==> flow/design.v <==
`timescale 1ns / 1ps
module ADD (
    input [31:0] a,
    input [31:0] b,
    output [32:0] sum
);
    assign sum = a + b;
endmodule
module SUB (
    input [31:0] a,
    input [31:0] b,
    output [32:0] diff
);
    assign diff = a - b;
endmodule
module AND (
    input [31:0] a,
    input [31:0] b,
    output [31:0] res
);
    assign res = a & b;
endmodule
module OR (
    input [31:0] a,
    input [31:0] b,
    output [31:0] res
);
    assign res = a | b;
endmodule
module XOR (
    input [31:0] a,
    input [31:0] b,
    output [31:0] res
);
    assign res = a ^ b;
endmodule
module NOT (
    input [31:0] a,
    output [31:0] res
);
    assign res = ~a;
endmodule
module SLA (
    input [31:0] a,
    input  b,
    output [31:0] res
);
    assign res = a << b;
endmodule
module SRA (
    input [31:0] a,
    input  b,
    output [31:0] res
);
    wire [31:0] y,resu;
    assign y = a;
    assign resu = y >> b;
    assign res = {a[31],resu[30:0]};
endmodule
module SRL (
    input [31:0] a,
    input  b,
    output [31:0] res
);
    assign res = a >> b;
endmodule
module ALU (
    input [31:0] a,
    input [31:0] b,
    input [3:0] opcode,
    input en,
    output reg [31:0] res
);
    wire [31:0] ano,oro,xoo,noo,slao,srao,srlo;
    wire [32:0] ado,suo;
    ADD func1(a,b,ado);
    SUB func2(a,b,suo);
    AND func3(a,b,ano);
    OR func4(a,b,oro);
    XOR func5(a,b,xoo);
    NOT func6(a,noo);
    SLA func7(a,b[0],slao);
    SRA func8(a,b[0],srao);
    SRL func9(a,b[0],srlo);
    always @(*) begin
        case(opcode)
            4'b0000: res = ado[31:0];
            4'b0001: res = suo[31:0];
            4'b0010: res = ano;
            4'b0011: res = oro;
            4'b0100: res = xoo;
            4'b0101: res = noo;
            4'b0110: res = slao;
            4'b0111: res = srao;
            4'b1000: res = srlo;
            4'b1001: res = a + 4;
            4'b1010: res = a - 4;
            4'b1011: res = a;
            default: res = 32'd0;
        endcase
    end
endmodule
module regBank (
    input clk,
    input reset,
    input [4:0] rd1,
    input [4:0] rd2,
    input [4:0] wr,
    input [31:0] data_in,
    input we,
    input re1,
    input re2,
    output [31:0] data_out1,
    output [31:0] data_out2,
    input [1:0] incdec
    );
    reg [31:0] regi [1:15];
    reg [31:0] sp;
    wire [31:0] temp = 32'd0;
    always @(posedge clk) begin
        if(we) begin
            if(wr != 5'd0 && wr < 5'd16) regi[wr] <= data_in;
        end
    end
    always @(posedge clk) begin
        if(reset) sp <= 32'd900;
        else if(incdec == 2'b01) begin
            sp <= sp + 32'd4;
        end
        else if(incdec == 2'b10) begin
            sp <= sp - 32'd4;
        end
        else if(we && wr == 5'd16) sp <= data_in;
    end
    function [31:0] rdreg(input [4:0] r);
        if(r == 5'd0 || r > 5'd16) rdreg = 32'd0;
        else if(r == 5'd16) rdreg = sp;
        else rdreg = regi[r[3:0]];
    endfunction
    assign data_out1 = re1 ? rdreg(rd1) : temp;
    assign data_out2 = re2 ? rdreg(rd2) : temp;
endmodule
module CheckReg (
    input clk,
    input re,
    input we,
    input [31:0] data_in,
    output [31:0] data_out
);
    reg [31:0] data;
    wire [31:0] temp = 32'd0;
    always @(posedge clk) begin
        if(we) data <= data_in;
    end
    assign data_out = re ? data : temp;
endmodule
module CheckRegR (
    input clk,
    input reset,
    input re,
    input we,
    input [31:0] data_in,
    output [31:0] data_out
);
    reg [31:0] data;
    wire [31:0] temp = 32'd0;
    always @(posedge clk) begin
        if(reset) data <= 32'd0;
        else if(we) data <= data_in;
    end
    assign data_out = re ? data : temp;
endmodule
module regdecoder (
    input [31:0] ir,
    output [4:0] rd1,
    output [4:0] rd2,
    output [4:0] wr
);
    assign rd1 = (ir[31:28] == 4'b0101 || ir[31:28] == 4'b0111)?5'b10000:ir[27:23];
    assign rd2 = (ir[31:28] == 4'b0110)?5'd16:(ir[31:28] == 4'b0101)?ir[27:23]:ir[22:18];
    assign wr = (ir[31:28] == 0) ? ir[17:13] : (ir[31:28] == 4'b0101)?ir[27:23]:ir[22:18];
endmodule
`timescale 1ns / 1ps
module signextend1 (
    input [13:0] imm1,
    input en,
    output [31:0] extout
);
    assign extout = imm1[13] ? {18'b111111111111111111,imm1} : {18'd0,imm1};
endmodule
module signextend2 (
    input [27:0] imm2,
    input en,
    output [31:0] extout
);
    assign extout = imm2[27] ? {{2'b11,imm2},{2'b00}} : {{2'd0,imm2},2'b00}; 
endmodule
module signextend3 (
    input [8:0] shamt,
    input en,
    output [31:0] extout
);
    assign extout = shamt[8] ? {23'b11111111111111111111111,shamt} : {23'd0,shamt};
endmodule
module signextend4 (
    input [18:0] shamt1,
    input en,
    output [31:0] extout
);
    assign extout = shamt1[18] ? {11'b11111111111,shamt1,2'd0} : {11'd0,shamt1,2'd0};
endmodule
module pcselect (
    input [31:0] lmdo,npco,
    input select,
    output [31:0] pco
);
    assign pco = (select == 1'b1) ? lmdo : npco;
endmodule
module Mux2_1 (
    input [31:0] in1,
    input [31:0] in2,
    input sel,
    output [31:0] out
);
    assign out = sel ? in2 : in1;
endmodule
module Mux4_1 (
    input [31:0] in1,
    input [31:0] in2,
    input [31:0] in3,
    input [31:0] in4,
    input [1:0] sel,
    output [31:0] out
);
    assign out = (sel == 2'b00) ? in1 : (sel == 2'b01) ? in2 : (sel == 2'b10) ? in3 : in4;
endmodule
`timescale 1ns / 1ps
module incr (
    input [31:0] in,
    output [31:0] out
);
    assign out = in + 4;
endmodule
module conditionb (
    input [31:0] val,
    input [2:0] cond,
    output flag
);
    assign flag = (cond == 3'b000) ? 1'b0 : (cond == 3'b001) ? (val[31] ) ? 1'b1 : 1'b0 : (cond == 3'b010) ? (val[31] == 0) ? 1'b1 : 1'b0 : (cond == 3'b011) ? (val == 0 ) ? 1'b1 : 1'b0 : 1'b1;
endmodule
`timescale 1ns / 1ps
module controlunit (
    input clk,
    input en,
    input reset,
    input [31:0] ir,
    output reg pcre,pcwe,npcre,npcwe,regbwe,regbre1,regbre2,sgen,alumux1sel,alumux2sel,aluoutre,aluoutwe,Are,Awe,Bre,Bwe,dmemwe,lmdre,lmdwe,reginmuxsel,irwe,
    output reg [1:0] immmuxsel,
    output reg [3:0] alusel,
    output reg [2:0] cond,
    output reg [1:0] incdec,
    output reg swap,select,
    output halted
);
    reg [3:0] mainstate;
    reg [3:0] substate;
    reg [31:0] irst;
    assign halted = (mainstate == 4'd12);
    always @(posedge clk) begin
        if(reset) begin
            mainstate <= 4'd0;
            substate <= 4'd0;
            {pcre,pcwe,npcre,npcwe,regbwe,regbre1,regbre2,sgen,alumux1sel,alumux2sel,aluoutre,aluoutwe,Are,Awe,Bre,Bwe,dmemwe,lmdre,lmdwe,reginmuxsel,irwe} <= 21'd0;
            immmuxsel <= 2'd0;
            alusel <= 4'd0;
            cond <= 3'd0;
            incdec <= 2'd0;
            swap <= 1'b0;
            select <= 1'b0;
        end
        else begin
        case (mainstate)
            4'd0: begin
                if(en) begin
                pcre <= 1;
                npcwe <= 1;
                irwe <= 1;
                mainstate <= 4'd1;
                end
            end 
            4'd1: begin
                pcre <= 1;
                npcwe <= 0;
                irwe <= 0;
                mainstate <= 4'd2;
                select <= 1'd0;
            end
            4'd2: begin
                irst <= ir;
                if(ir[31:28] == 4'b1000) mainstate <= 4'd4;
                else mainstate <= ir[31:28] + 3;
                pcre <= 0;
            end
            4'd3: begin
                case (substate)
                    4'd0: begin
                        regbwe <= 0;
                        regbre1 <= 1;
                        regbre2 <= 1;
                        substate <= 4'd1;
                        sgen <= 1'b1;
                        Awe <= 1;
                        Bwe <= 1;
                        immmuxsel <= 2'b10;
                    end 
                    4'd1: begin
                        regbre1 <= 0;
                        regbre2 <= 0;
                        substate <= 4'd2;
                        Awe <= 0;
                        Bwe <= 0;
                        Are <= 1;
                        Bre <= 1;
                        alumux1sel <= 0;
                        alumux2sel <= 0;
                        alusel <= irst[3:0];
                    end
                    4'd2: begin
                        substate <= 4'd3;
                        aluoutwe <= 1;
                    end
                    4'd3: begin
                        substate <= 4'd4;
                        aluoutwe <= 0;
                        aluoutre <= 1;
                        reginmuxsel <= 1;
                        cond <= 3'b000;
                        npcre <= 1;
                        pcwe <= 1;
                        regbwe <= 1;
                    end
                    4'd4: begin
                        substate <= 4'd0;
                        mainstate <= 4'd0;
                        aluoutre <= 0;
                        reginmuxsel <= 0;
                        cond <= 3'b000;
                        npcre <= 0;
                        pcwe <= 0;
                        regbwe <= 0;
                    end
                    default: 
                    substate <= 4'd0;
                endcase
            end
            4'd4: begin
                case (substate)
                    4'd0: begin
                        regbwe <= 0;
                        regbre1 <= 1;
                        regbre2 <= 0;
                        substate <= 4'd1;
                        sgen <= 1'b1;
                        Awe <= 1;
                        Bwe <= 0;
                        immmuxsel <= 2'b00;
                    end
                    4'd1: begin
                        regbre1 <= 0;
                        substate <= 4'd2;
                        Awe <= 0;
                        Are <= 1;
                        alumux1sel <= 0;
                        alumux2sel <= 1;
                        alusel <= irst[3:0];
                    end
                    4'd2: begin
                        substate <= 4'd3;
                        aluoutwe <= 1;
                    end
                    4'd3: begin
                        substate <= 4'd4;
                        aluoutwe <= 0;
                        aluoutre <= 1;
                        reginmuxsel <= 1;
                        cond <= 3'b000;
                        npcre <= 1;
                        pcwe <= 1;
                        regbwe <= 1;
                    end
                    4'd4: begin
                        substate <= 4'd0;
                        mainstate <= 4'd0;
                        aluoutre <= 0;
                        reginmuxsel <= 0;
                        cond <= 3'b000;
                        npcre <= 0;
                        pcwe <= 0;
                        regbwe <= 0;
                    end
                    default:
                    substate <= 4'd0;
                endcase
            end 
            4'd5 : begin
                case (substate)
                    4'd0: begin
                        regbwe <= 0;
                        regbre1 <= 1;
                        regbre2 <= 1;
                        substate <= 4'd1;
                        sgen <= 1'b1;
                        Awe <= 1;
                        Bwe <= 1;
                        immmuxsel <= 2'b00;
                    end
                    4'd1: begin
                        regbre1 <= 0;
                        regbre2 <= 0;
                        substate <= 4'd2;
                        Awe <= 0;
                        Are <= 1;
                        Bwe <= 0;
                        Bre <= 1;
                        alumux1sel <= 0;
                        alumux2sel <= 1;
                        alusel <= 4'd0;
                    end
                    4'd2: begin
                        substate <= 4'd3;
                        aluoutwe <= 1;
                    end
                    4'd3: begin
                        aluoutwe <= 0;
                        aluoutre <= 1;
                        cond <= 3'b000;
                        npcre <= 1;
                        pcwe <= 1;
                        if(irst[0]==0) begin
                            substate <= 4'd4;
                            lmdwe <= 1'b1;
                            lmdre <= 1'b1;
                            reginmuxsel <= 1'b0;
                        end
                        else begin
                            substate <= 4'd5;
                            dmemwe <= 1'b1;
                        end
                    end
                    4'd4: begin
                        lmdwe <= 1'b0;
                        regbwe <= 1'b1;
                        substate <= 4'd6;
                    end
                    4'd5: begin
                        dmemwe <= 1'b0;
                        regbwe <= 1'b0;
                        substate <= 4'd6;
                    end
                    4'd6: begin
                        substate <= 4'd0;
                        mainstate <= 4'd0;
                        aluoutre <= 0;
                        cond <= 3'b000;
                        npcre <= 0;
                        pcwe <= 0;
                        regbwe <= 0;
                    end
                    default:
                    substate <= 4'd0;
                endcase
            end
            4'd6 : begin
                case (substate)
                    4'd0: begin
                        sgen <= 1'b1;
                        regbwe <= 0;
                        immmuxsel <= 2'b01;
                        substate <= 4'd1;
                        npcre <= 1'b1;
                        alumux1sel <= 1'b1;
                        alumux2sel <= 1'b1;
                        alusel <= 4'd0;
                        aluoutwe <= 1'b1;
                    end 
                    4'd1: begin
                        substate <= 4'd2;
                        aluoutwe <= 0;
                        aluoutre <= 1'b1;
                        cond <= 3'b100;
                        pcwe <= 1'b1;
                        regbwe <= 1'b0;
                    end
                    4'd2: begin
                        substate <= 4'd0;
                        aluoutre <= 0;
                        cond <= 3'b000;
                        npcre <= 0;
                        pcwe <= 0;
                        regbwe <= 0;
                        mainstate <= 4'd0;
                    end
                    default: 
                    substate <= 4'd0;
                endcase
            end
            4'd7: begin
                case (substate)
                    4'd0: begin
                        regbwe <= 0;
                        regbre1 <= 1;
                        regbre2 <= 0;
                        substate <= 4'd1;
                        sgen <= 1'b1;
                        Awe <= 1;
                        Bwe <= 0;
                        immmuxsel <= 2'b11;
                    end
                    4'd1: begin
                        regbre1 <= 0;
                        substate <= 4'd2;
                        npcre <= 1'b1;
                        Awe <= 0;
                        Are <= 1;
                        alumux1sel <= 1;
                        alumux2sel <= 1;
                        alusel <= 4'd0;
                        aluoutwe <= 1'b1;
                        cond <= irst[2:0] + 1;
                    end
                    4'd2: begin
                        substate <= 4'd3;
                        aluoutwe <= 0;
                        aluoutre <= 1'b1;
                        pcwe <= 1'b1;
                        regbwe <= 1'b0;
                    end
                    4'd3: begin
                        substate <= 4'd0;
                        aluoutre <= 0;
                        cond <= 3'b000;
                        npcre <= 0;
                        pcwe <= 0;
                        regbwe <= 0;
                        mainstate <= 4'd0;
                    end
                    default: 
                    substate <= 4'd0;
                endcase
            end
            4'd8: begin
                case (substate)
                    4'd0: begin
                        regbwe <= 0;
                        regbre1 <= 0;
                        regbre2 <= 1;
                        Awe <= 0;
                        Bwe <= 1;
                        if(irst[0] == 1'b0) begin
                        incdec <= 2'b10;
                        substate <= 4'd1;
                        end
                        else begin
                        incdec <= 2'b01;
                        substate <= 4'd2;
                        end
                    end
                    4'd1: begin
                        regbre2 <= 0;
                        substate <= 4'd3;
                        Are <= 1;
                        aluoutwe <= 1'b0;
                        regbre1 <= 1'b1;
                        Awe <= 1'b1;
                        alumux1sel <= 1'b0;
                        alusel <= 4'b1001;
                        incdec <= 2'b00;
                        Bwe <= 1'b0;
                    end
                    4'd3: begin
                        regbre2 <= 0;
                        substate <= 4'd4;
                        Are <= 1;
                        aluoutwe <= 1'b1;
                        regbre1 <= 1'b0;
                        Awe <= 1'b0;
                    end
                    4'd4: begin
                        substate <= 4'd5;
                        aluoutre <= 1'b1;
                        Bre <= 1;
                        dmemwe <= 1'b1;
                        npcre <= 1'b1;
                        pcwe <= 1'b1;
                        cond <= 3'b000;
                    end
                    4'd5: begin
                        substate <= 4'd0;
                        mainstate <= 4'd0;
                        aluoutre <= 0;
                        dmemwe <= 1'b0;
                        npcre <= 0;
                        pcwe <= 0;
                        cond <= 3'b000;
                    end
                    4'd2: begin
                        regbre2 <= 0;
                        substate <= 4'd6;
                        Are <= 1;
                        aluoutwe <= 1'b0;
                        regbre1 <= 1'b1;
                        Awe <= 1'b1;
                        alumux1sel <= 1'b0;
                        alusel <= 4'b1011;
                        incdec <= 2'b00;
                    end
                    4'd6: begin
                        regbre2 <= 0;
                        substate <= 4'd7;
                        Are <= 1;
                        aluoutwe <= 1'b1;
                        regbre1 <= 1'b0;
                        Awe <= 1'b0;
                    end
                    4'd7: begin
                        substate <= 4'd8;
                        aluoutre <= 1'b1;
                        Bre <= 0;
                        npcre <= 1'b1;
                        pcwe <= 1'b1;
                        cond <= 3'b000;
                        lmdwe <= 1'b1;
                    end
                    4'd8: begin
                        substate <= 4'd9;
                        aluoutre <= 0;
                        npcre <= 0;
                        pcwe <= 0;
                        cond <= 3'b000;
                        lmdwe <= 1'b0;
                        lmdre <= 1'b1;
                        reginmuxsel <= 1'b0;
                        regbwe <= 1'b1;
                    end
                    4'd9: begin
                        substate <= 4'd0;
                        mainstate <= 4'd0;
                        lmdre <= 1'b0;
                        reginmuxsel <= 1'b0;
                        regbwe <= 1'b0;
                        cond <= 3'b000;
                        npcre <= 0;
                        pcwe <= 0;
                        Bwe <= 0;
                    end
                    default: 
                    substate <= 4'd0;
                endcase
            end
            4'd9: begin
                case (substate)
                    4'd0: begin
                        incdec <= 2'b00;
                        regbwe <= 0;
                        substate <= 4'd1;
                        sgen <= 1'b1;
                        npcre <= 1'b1;
                    end 
                    4'd1: begin
                        substate <= 4'd2;
                        regbre2 <= 1'b1;
                        Awe <= 1;
                        Bwe <= 1;
                        alumux1sel <= 1'b1;
                        alusel <= 4'b1011;
                        Are <= 1'b1;
                        Bre <= 1'b1;
                        incdec <= 2'b00;
                    end
                    4'd2: begin
                        substate <= 4'd3;
                        aluoutwe <= 1'b1;
                        aluoutre <= 1'b1;
                        regbre1 <= 1'b0;
                        Awe <= 1'b0;
                        Bwe <= 1'b0;
                    end
                    4'd3: begin
                        substate <= 4'd4;
                        aluoutwe <= 1'b0;
                        aluoutre <= 1'b1;
                        swap <= 1'b1;
                        dmemwe <= 1'b1;
                    end
                    4'd4: begin
                        substate <= 4'd5;
                        aluoutre <= 1;
                        dmemwe <= 1'b1;
                        swap <= 1'b1;
                        npcre <= 1'b1;
                        pcwe <= 1'b0;
                        cond <= 3'b000;
                    end
                    4'd5: begin
                        swap <= 0;
                        dmemwe <= 0;
                        substate <= 4'd6;
                        npcre <= 1'b1;
                        cond <= 3'b000;
                        sgen <= 1'b1;
                        immmuxsel <= 2'b01;
                        alumux1sel <= 1'b1;
                        alumux2sel <= 1'b1;
                        alusel <= 4'b0000;
                        aluoutwe <= 1'b1;
                        aluoutre <= 1'b1;
                        incdec <= 2'b10;
                    end
                    4'd6: begin
                        substate <= 4'd7;
                        aluoutwe <= 1'b0;
                        aluoutre <= 1'b1;
                        Awe <= 1'b0;
                        Bwe <= 1'b0;
                        cond <= 3'b100;
                        regbwe <= 1'b0;
                        pcwe <= 1'b1;
                        incdec <= 2'b00;
                    end
                    4'd7: begin
                        substate <= 4'd0;
                        aluoutre <= 0;
                        cond <= 3'b000;
                        npcre <= 0;
                        pcwe <= 0;
                        regbwe <= 0;
                        mainstate <= 4'd0;
                    end
                    default:
                    substate <= 4'd0; 
                endcase
            end
            4'd10: begin
                case (substate)
                    4'd0: begin
                        substate <= 4'd1;
                        regbre1 <= 1'b1;
                        Awe <= 1'b1;
                        Are <= 1'b1;
                        alumux1sel <= 1'b0;
                        alusel <= 4'b1001;
                        incdec <= 2'b00;
                    end
                    4'd1: begin
                        substate <= 4'd2;
                        aluoutwe <= 1'b1;
                        aluoutre <= 1'b1;
                        regbre1 <= 1'b0;
                        Awe <= 1'b0;
                        incdec <= 2'b01;
                    end
                    4'd2: begin
                        substate <= 4'd3;
                        aluoutwe <= 1'b0;
                        aluoutre <= 1'b1;
                        regbre2 <= 1'b0;
                        Bwe <= 1'b0;
                        Bre <= 1'b0;
                        incdec <= 2'b00;
                        lmdwe <= 1'b1;
                    end
                    4'd3: begin
                        substate <= 4'd4;
                        aluoutre <= 0;
                        lmdwe <= 1'b0;
                        lmdre <= 1'b1;
                        reginmuxsel <= 1'b0;
                        regbwe <= 1'b0;
                        select <= 1'b1;
                        cond <= 3'b000;
                        npcre <= 1'b1;
                        pcwe <= 1'b1;
                    end
                    4'd4: begin
                        substate <= 4'd0;
                        mainstate <= 4'd0;
                        lmdre <= 1'b0;
                        select <= 1'b0;
                        pcwe <= 0;
                    end
                    default: 
                    substate <= 4'd0;
                endcase
            end
            4'd12: begin
                mainstate <= mainstate;
            end
            4'd13: begin
                case (substate)
                    4'd0: begin
                        cond <= 3'b000;
                        npcre <= 1'b1;
                        pcwe <= 1'b1;
                        substate <= 4'd1;
                    end 
                    4'd1: begin
                        substate <= 0;
                        mainstate <= 0;
                        npcre <= 0;
                        pcwe <= 0;
                    end
                    default: 
                    substate <= 4'd0;
                endcase
            end
        endcase
    end
    end
endmodule
`timescale 1ns / 1ps
module topmodule (
    input clk,
    input en,reset,
    output [31:0] imem_addr,
    input  [31:0] imem_rdata,
    output [31:0] dmem_addr,
    output [31:0] dmem_wdata,
    output dmem_we,
    input  [31:0] dmem_rdata,
    output halted
);
    wire pcre,pcwe,npcre,npcwe,regbwe,regbre1,regbre2,sgen,alumux1sel,alumux2sel,aluoutre,aluoutwe,Are,Awe,Bre,Bwe,dmemwe,lmdre,lmdwe,reginmuxsel,irwe,swap,select;
    wire [1:0] immmuxsel,incdec;
    wire [3:0] alusel;
    wire [2:0] cond;
    wire [31:0] ir;
    controlunit cu(clk,en,reset,ir,pcre,pcwe,npcre,npcwe,regbwe,regbre1,regbre2,sgen,alumux1sel,alumux2sel,aluoutre,aluoutwe,Are,Awe,Bre,Bwe,dmemwe,lmdre,lmdwe,reginmuxsel,irwe,immmuxsel,alusel,cond,incdec,swap,select,halted);
    datapath dp(clk,reset,pcre,pcwe,npcre,npcwe,regbwe,regbre1,regbre2,sgen,alumux1sel,alumux2sel,aluoutre,aluoutwe,Are,Awe,Bre,Bwe,dmemwe,lmdre,lmdwe,reginmuxsel,irwe,immmuxsel,cond,alusel,ir,incdec,swap,select,
                imem_addr,imem_rdata,dmem_addr,dmem_wdata,dmem_we,dmem_rdata);
endmodule
`timescale 1ns / 1ps
module datapath (
    input clk,
    input reset,
    input pcre,pcwe,npcre,npcwe,regbwe,regbre1,regbre2,sgen,alumux1sel,alumux2sel,aluoutre,aluoutwe,Are,Awe,Bre,Bwe,dmemwe,lmdre,lmdwe,reginmuxsel,irwe,
    input [1:0] immmuxsel,
    input[2:0] cond,
    input [3:0] alusel,
    output [31:0] dpout,
    input [1:0] incdec,
    input swap,select,
    output [31:0] imem_addr,
    input  [31:0] imem_rdata,
    output [31:0] dmem_addr,
    output [31:0] dmem_wdata,
    output dmem_we,
    input  [31:0] dmem_rdata
);
    wire [4:0] rd1,rd2,wr;
    wire flag;
    wire [31:0] pcdatout,npcout,pcplus4,irout,inst,regbdata_out1,regbdata_out2,sg1out,sg2out,sg3out,sg4out,siexval,alumux1out,alumux2out,aluresult,aluoutout,Aout,Bout,dmemout,pcdatin,lmdout,regbdata_in,pcin;
    CheckRegR pc(clk,reset,pcre,pcwe,pcdatin,pcdatout);
    incr pcp4(pcdatout,pcplus4);
    CheckReg npc(clk,npcre,npcwe,pcplus4,npcout);
    assign imem_addr = pcdatout;
    assign inst = imem_rdata;
    assign dpout = inst;
    CheckReg ir(clk,1'b1,irwe,inst,irout);
    regdecoder rd(irout,rd1,rd2,wr);
    regBank regb(clk,reset,rd1,rd2,wr,regbdata_in,regbwe,regbre1,regbre2,regbdata_out1,regbdata_out2,incdec);
    CheckReg A(clk,Are,Awe,regbdata_out1,Aout);
    CheckReg B(clk,Bre,Bwe,regbdata_out2,Bout);
    signextend1 sg1(irout[17:4],sgen,sg1out);
    signextend2 sg2(irout[27:0],sgen,sg2out);
    signextend3 sg3(irout[12:4],sgen,sg3out);
    signextend4 sg4(irout[22:4],sgen,sg4out);
    Mux4_1 immmux(sg1out,sg2out,sg3out,sg4out,immmuxsel,siexval);
    Mux2_1 alumux1(Aout,npcout,alumux1sel,alumux1out);
    Mux2_1 alumux2(Bout,siexval,alumux2sel,alumux2out);
    ALU alu(alumux1out,alumux2out,alusel,1'b1,aluresult);
    CheckReg aluout(clk,aluoutre,aluoutwe,aluresult,aluoutout);
    assign dmem_addr = swap ? Bout : aluoutout;
    assign dmem_wdata = swap ? aluoutout : Bout;
    assign dmem_we = dmemwe;
    assign dmemout = dmem_rdata;
    CheckReg LMD(clk,lmdre,lmdwe,dmemout,lmdout);
    conditionb cdb(Aout,cond,flag);
    Mux2_1 pcmux(npcout,aluoutout,flag,pcin);
    pcselect selector(lmdout,pcin,select,pcdatin);
    Mux2_1 reginmux(lmdout,aluoutout,reginmuxsel,regbdata_in);
endmodule
# [Reports on topmodule]
# What the tools print for topmodule, step after step.
# Line numbers count from 1 in the design file above.
# Operators carry their Yosys type and port widths (W data, S select, Z words).
# Cell names lack the library's common part.
# The mark - stands for no value.
[design] design="topmodule" clock="clk" lib="sky130hd" corner="tt_025C_1v80"

# [Elaborated design]
# Yosys after proc, flatten, opt, wreduce and memory -nomap, before mapping. Memory bits, and registers merged into a memory's read port (data or address), are not among the register bits. Print and check cells are not counted. Equal cells are merged and count once.
# Memory sizes are those after Yosys's memory passes, which may raise the word count (mostly to a power of two), join words into wider ones and drop unused or constant bits.
[op_classes] add_sub_neg=9 n_cmp=3 eq_ne=131 n_shift=2 muxes=159 n_logic=7 reduce_logical=98
[ops] operator="$mux W32" n=27
[ops] operator="$pmux W32 S12" n=1
[ops] operator="$add A32 B3 Y32 const B" n=3
[ops] operator="$sub A32 B3 Y32 const B" n=2
[ops] operator="$ne A3 B1 Y1 const B" n=21
[ops] operator="$pmux W1 S2" n=31
[ops] operator="$eq A4 B3 Y1 const B" n=15
[ops] operator="$mux W4" n=14
[ops] operator="$ne A2 B1 Y1 const B" n=26
[ops] operator="$ne A3 B2 Y1 const B" n=16
[ops] operator="$eq A4 B4 Y1 const B" n=12
[ops] operator="$reduce_or A2 Y1" n=23
[ops] operator="$pmux W4 S10" n=1
[ops] operator="$reduce_or A3 Y1" n=13
[ops] operator="$shl A32 B1 Y32" n=1
[ops] operator="$shr A32 B1 Y32" n=1
[ops] operator="$add A32 B32 Y32" n=1
[ops] operator="$sub A32 B32 Y32" n=1
[ops] operator="$and A32 B32 Y32" n=1
[ops] operator="$or A32 B32 Y32" n=1
[ops] operator="$xor A32 B32 Y32" n=1
[ops] operator="$not A32 Y32" n=1
[ops] operator="$logic_not A32 Y1" n=1
[ops] operator="$pmux W4 S8" n=1
[ops] operator="$mux W1" n=32
[ops] operator="$reduce_and A6 Y1" n=5
[ops] operator="$ne A2 B2 Y1 const B" n=14
[ops] operator="$pmux W4 S7" n=1
# Other operator kinds: 54; their cells: 142.
[bits] register_bits=300 ram_bits=480 memories=1 output_inout_bits=98 wordCells=446
[memory_table] name="dp.regb.regi" words=15 width=32 read_ports=2 write_ports=1 line_no=117 text="reg [31:0] regi [1:15];"

# [Longest topological paths]
# Longest topological path by Yosys (ltp), each cell counted once; first at word level (registers and memories cut), then after technology mapping (sequential cells cut; the memories' decode and read muxes count).
[logic_depth] word_depth=9 ABC_AREA=0 depth_mapped=21

# [Mapped cells and area]
# Source: synth_stat.txt of the flow (Yosys; design flattened, memories mapped). It holds for the ABC_AREA given above (unset counts as 0); a run with the other value may have another netlist.
[mapped] cell_count=4789 synth_area_mm2=0.0474267 ffs=787
[types] cell_type="edfxtp_1" n=676 type_area_um2=2.03E+04
[types] cell_type="mux2i_1" n=311 type_area_um2=3.11E+03
[types] cell_type="o21ai_0" n=541 type_area_um2=2.71E+03
[types] cell_type="dfxtp_1" n=111 type_area_um2=2.22E+03
[types] cell_type="o221ai_1" n=238 type_area_um2=2.08E+03
[types] cell_type="ha_1" n=133 type_area_um2=1.66E+03
[types] cell_type="nand2_1" n=369 type_area_um2=1.39E+03
[types] cell_type="clkbuf_1" n=331 type_area_um2=1.24E+03
[types] cell_type="a21oi_1" n=245 type_area_um2=1.23E+03
[types] cell_type="a211oi_1" n=153 type_area_um2=1.15E+03
[types] cell_type="nor2_1" n=304 type_area_um2=1.14E+03
[types] cell_type="nand3_1" n=185 type_area_um2=925.888
[types] cell_type="o211ai_1" n=120 type_area_um2=900.864
[types] cell_type="xnor2_1" n=83 type_area_um2=726.947
[types] cell_type="o22ai_1" n=86 type_area_um2=538.016
[types] cell_type="nand2b_1" n=71 type_area_um2=444.176
[types] cell_type="inv_1" n=112 type_area_um2=420.403
[types] cell_type="a32oi_1" n=42 type_area_um2=367.853
# Other cell types: 84; their cells: 678.
# The figures by module come from a second, unflattened synthesis with its own total; it is not the netlist above.
[hier_totals] cells_unflattened=4639 hier_area_mm2=0.055253
# Rows give one instance, submodules left out.
[modules] mod="regBank" instances=1 n_cells=1563 area_mm2=0.0256521 mod_seq_area_mm2=0.0150544
[modules] mod="CheckReg" instances=6 n_cells=67 area_mm2=0.0012162 mod_seq_area_mm2=0.0009609
[modules] mod="ALU" instances=1 n_cells=613 area_mm2=0.0041778 mod_seq_area_mm2=0
[modules] mod="controlunit" instances=1 n_cells=512 area_mm2=0.0037048 mod_seq_area_mm2=0.001061
[modules] mod="Mux2_1" instances=4 n_cells=36 area_mm2=0.0005443 mod_seq_area_mm2=0
[modules] mod="SUB" instances=1 n_cells=302 area_mm2=0.0020244 mod_seq_area_mm2=0
[modules] mod="ADD" instances=1 n_cells=274 area_mm2=0.0019018 mod_seq_area_mm2=0
[modules] mod="CheckRegR" instances=1 n_cells=138 area_mm2=0.0013751 mod_seq_area_mm2=0.0006406
[modules] mod="datapath" instances=1 n_cells=105 area_mm2=0.0013288 mod_seq_area_mm2=0
[modules] mod="Mux4_1" instances=1 n_cells=39 area_mm2=0.0008145 mod_seq_area_mm2=0
[modules] mod="incr" instances=1 n_cells=84 area_mm2=0.0005906 mod_seq_area_mm2=0
[modules] mod="pcselect" instances=1 n_cells=36 area_mm2=0.0005443 mod_seq_area_mm2=0
[modules] mod="SLA" instances=1 n_cells=36 area_mm2=0.0005355 mod_seq_area_mm2=0
[modules] mod="SRL" instances=1 n_cells=36 area_mm2=0.0005355 mod_seq_area_mm2=0
# Modules not listed: 12.

# [Path before layout]
# Path of least setup slack by OpenSTA after synthesis, without wires, with an ideal clock, recovery checks aside; 20% of the period is set as input and as output delay. Where synthesis merged equal registers, the netlist keeps one of their names.
[synth_path] path_type="register to register" startpoint="register cu.alusel[1]" endpoint="register dp.aluout.data[28]" tclk_ns=5.5 setup_time_ns=0.271 launch_ns=0.000 arrival_time_ns=4.571 required_ns=5.229 slack_ns=0.658 path_delay_ns=4.842 stages=16 period_less_setup_slack_ns=4.842
# "path_delay_ns" = arrival - input delay + setup time.
# "stages": output pins that drive a net of the path, with the launching flip-flop's if there is one; two outputs of one cell count as two.
# "period_less_setup_slack_ns" = period - worst setup slack (recovery checks aside). The figure is calculated, with input and output delays left at 20% of the set period.
# Between the ends stands the longest chain of elaborated cells between them, by number of cells; it is not shown to be the way that was timed. Of several equally long chains one is given.
# A line is the first line of the expression or statement that the cell stems from. Yosys adds cells for indexed reads and writes and turns some case tables into memories.
# At most two assigning lines are given for a register; there are more.
[synth_via] path_cell_list="dfxtp_1 > clkbuf_1 > clkbuf_1 > nand2_1 > nor2_1 > ha_1 > clkbuf_1 > a21o_1 > a221o_1 > a31oi_1 > a211oi_1 > a211o_1 > a41oi_1 > mux2i_1 > a2111oi_0 > o21ai_1" elab_chain_cells=2 cells_between=13 cone_lines=1 classes_between="eq/ne (11); mux (1); reduce/logical (1)"
[synth_rtl] item="start: declaration" line_no=259 text="output reg [3:0] alusel,"
[synth_rtl] item="start: assignment" line_no=326 text="alusel <= irst[3:0];"
[synth_rtl] item="start: assignment" line_no=375 text="alusel <= irst[3:0];"
[synth_rtl] item="$eq A4 B4 Y1" line_no=86 text="case(opcode)"
[synth_rtl] item="$pmux W32 S12" line_no=86
[synth_rtl] item="end: assignment" line_no=153 text="if(we) data <= data_in;"
[synth_rtl] item="end: declaration" line_no=150 text="reg [31:0] data;"

# [Worst path after layout]
# From the final timing report of flow run 1: the path of least setup slack in the routed layout; clock arrival at registers is part of the times.
[layout_path] path_type="register to register" startpoint="register cu.immmuxsel" endpoint="register dp.aluout.data[25]" tclk_ns=5.5 setup_time_ns=0.25 launch_ns=0.68 arrival_time_ns=5.25 required_ns=5.95 slack_ns=0.69 stages=21
# Where an end lacks its bit number, it is one bit of the signal, or one of the new flip-flops if synthesis recoded a state register.
# At most two assigning lines are given for a register; there are more.
[layout_via] path_cell_list="dfxtp_1 > buf_4 > inv_4 > a21oi_4 > a221o_2 > nor4_4 > nand4_1 > buf_4 > or4_4 > o21ai_2 > xnor2_1 > ha_1 > and3_4 > and3_4 > a32o_2 > o21bai_4 > nor3b_4 > o21bai_1 > a21oi_1 > xnor2_1 > a221o_1"
[layout_rtl] item="start: declaration" line_no=258 text="output reg [1:0] immmuxsel,"
[layout_rtl] item="start: assignment" line_no=274 text="immmuxsel <= 2'd0;"
[layout_rtl] item="start: assignment" line_no=314 text="immmuxsel <= 2'b10;"
[layout_rtl] item="end: assignment" line_no=153 text="if(we) data <= data_in;"
[layout_rtl] item="end: declaration" line_no=150 text="reg [31:0] data;"
# Chain of elaborated cells between the ends: none given.

# Module topmodule, platform sky130hd: 3 stored runs of the flow (Yosys, OpenROAD) with differing settings, in no particular order. Input and output delays are each 20% of the period that was set; the output load is 0.01 pF.
# By "period_reached_ns" is meant the clock period of the run minus its worst setup slack. This is arithmetic on one report: input and output delays are still those of the set period (20% each).
# "worstPathTime_ns" means the part of the period allowed to the worst setup path (the constraints hold back 20% at inputs and 20% at outputs) less its slack; where the path has registers, the arrival times of their clocks count too.
# "design_power_uw" rests on the timing tool's default activity at the inputs, not on a simulated workload.
run="flow run 1" settings CAP_MARGIN=5 CORE_ASPECT_RATIO=0.77 SETUP_SLACK_MARGIN=1.33 period_ns=5.5 CORE_MARGIN=2 CORE_UTILIZATION=40 SLEW_MARGIN=20
run="flow run 1" results design_die_area_mm2=0.121361 period_reached_ns=4.808 ws_hold_ns=0.490 finalUtil_frac=0.473 fin_tns_ns=0.000 yosys.chip_area_mm2=0.0474267 final_stdcell_area_mm2=0.0555082 design_power_uw=24917 setup_worst_slack_ns=0.692 worstPathTime_ns=4.81 critical_path_kind="register to register"
run="flow run 2" settings CAP_MARGIN=35 CORE_ASPECT_RATIO=0.77 CORE_MARGIN=10 CORE_UTILIZATION=50 CTS_CLUSTER_SIZE=67 GPL_ROUTABILITY_DRIVEN=1 SETUP_SLACK_MARGIN=-0.11 period_ns=5.5 SLEW_MARGIN=20
run="flow run 2" results design_die_area_mm2=0.107679 period_reached_ns=5.342 ws_hold_ns=0.474 finalUtil_frac=0.573 fin_tns_ns=0.000 yosys.chip_area_mm2=0.0474267 final_stdcell_area_mm2=0.0540944 design_power_uw=23994 setup_worst_slack_ns=0.158 worstPathTime_ns=5.34 critical_path_kind="register to register"
run="flow run 3" settings CAP_MARGIN=35 CORE_ASPECT_RATIO=0.77 CORE_MARGIN=10 CORE_UTILIZATION=64 CTS_CLUSTER_SIZE=59 GPL_ROUTABILITY_DRIVEN=0 SETUP_SLACK_MARGIN=-0.11 period_ns=5.5 SLEW_MARGIN=20
run="flow run 3" results design_die_area_mm2=0.0854853 period_reached_ns=5.450 ws_hold_ns=0.487 finalUtil_frac=0.726 fin_tns_ns=0.000 yosys.chip_area_mm2=0.0474267 final_stdcell_area_mm2=0.0532748 design_power_uw=23551 setup_worst_slack_ns=0.050 worstPathTime_ns=5.45 critical_path_kind="register to register"
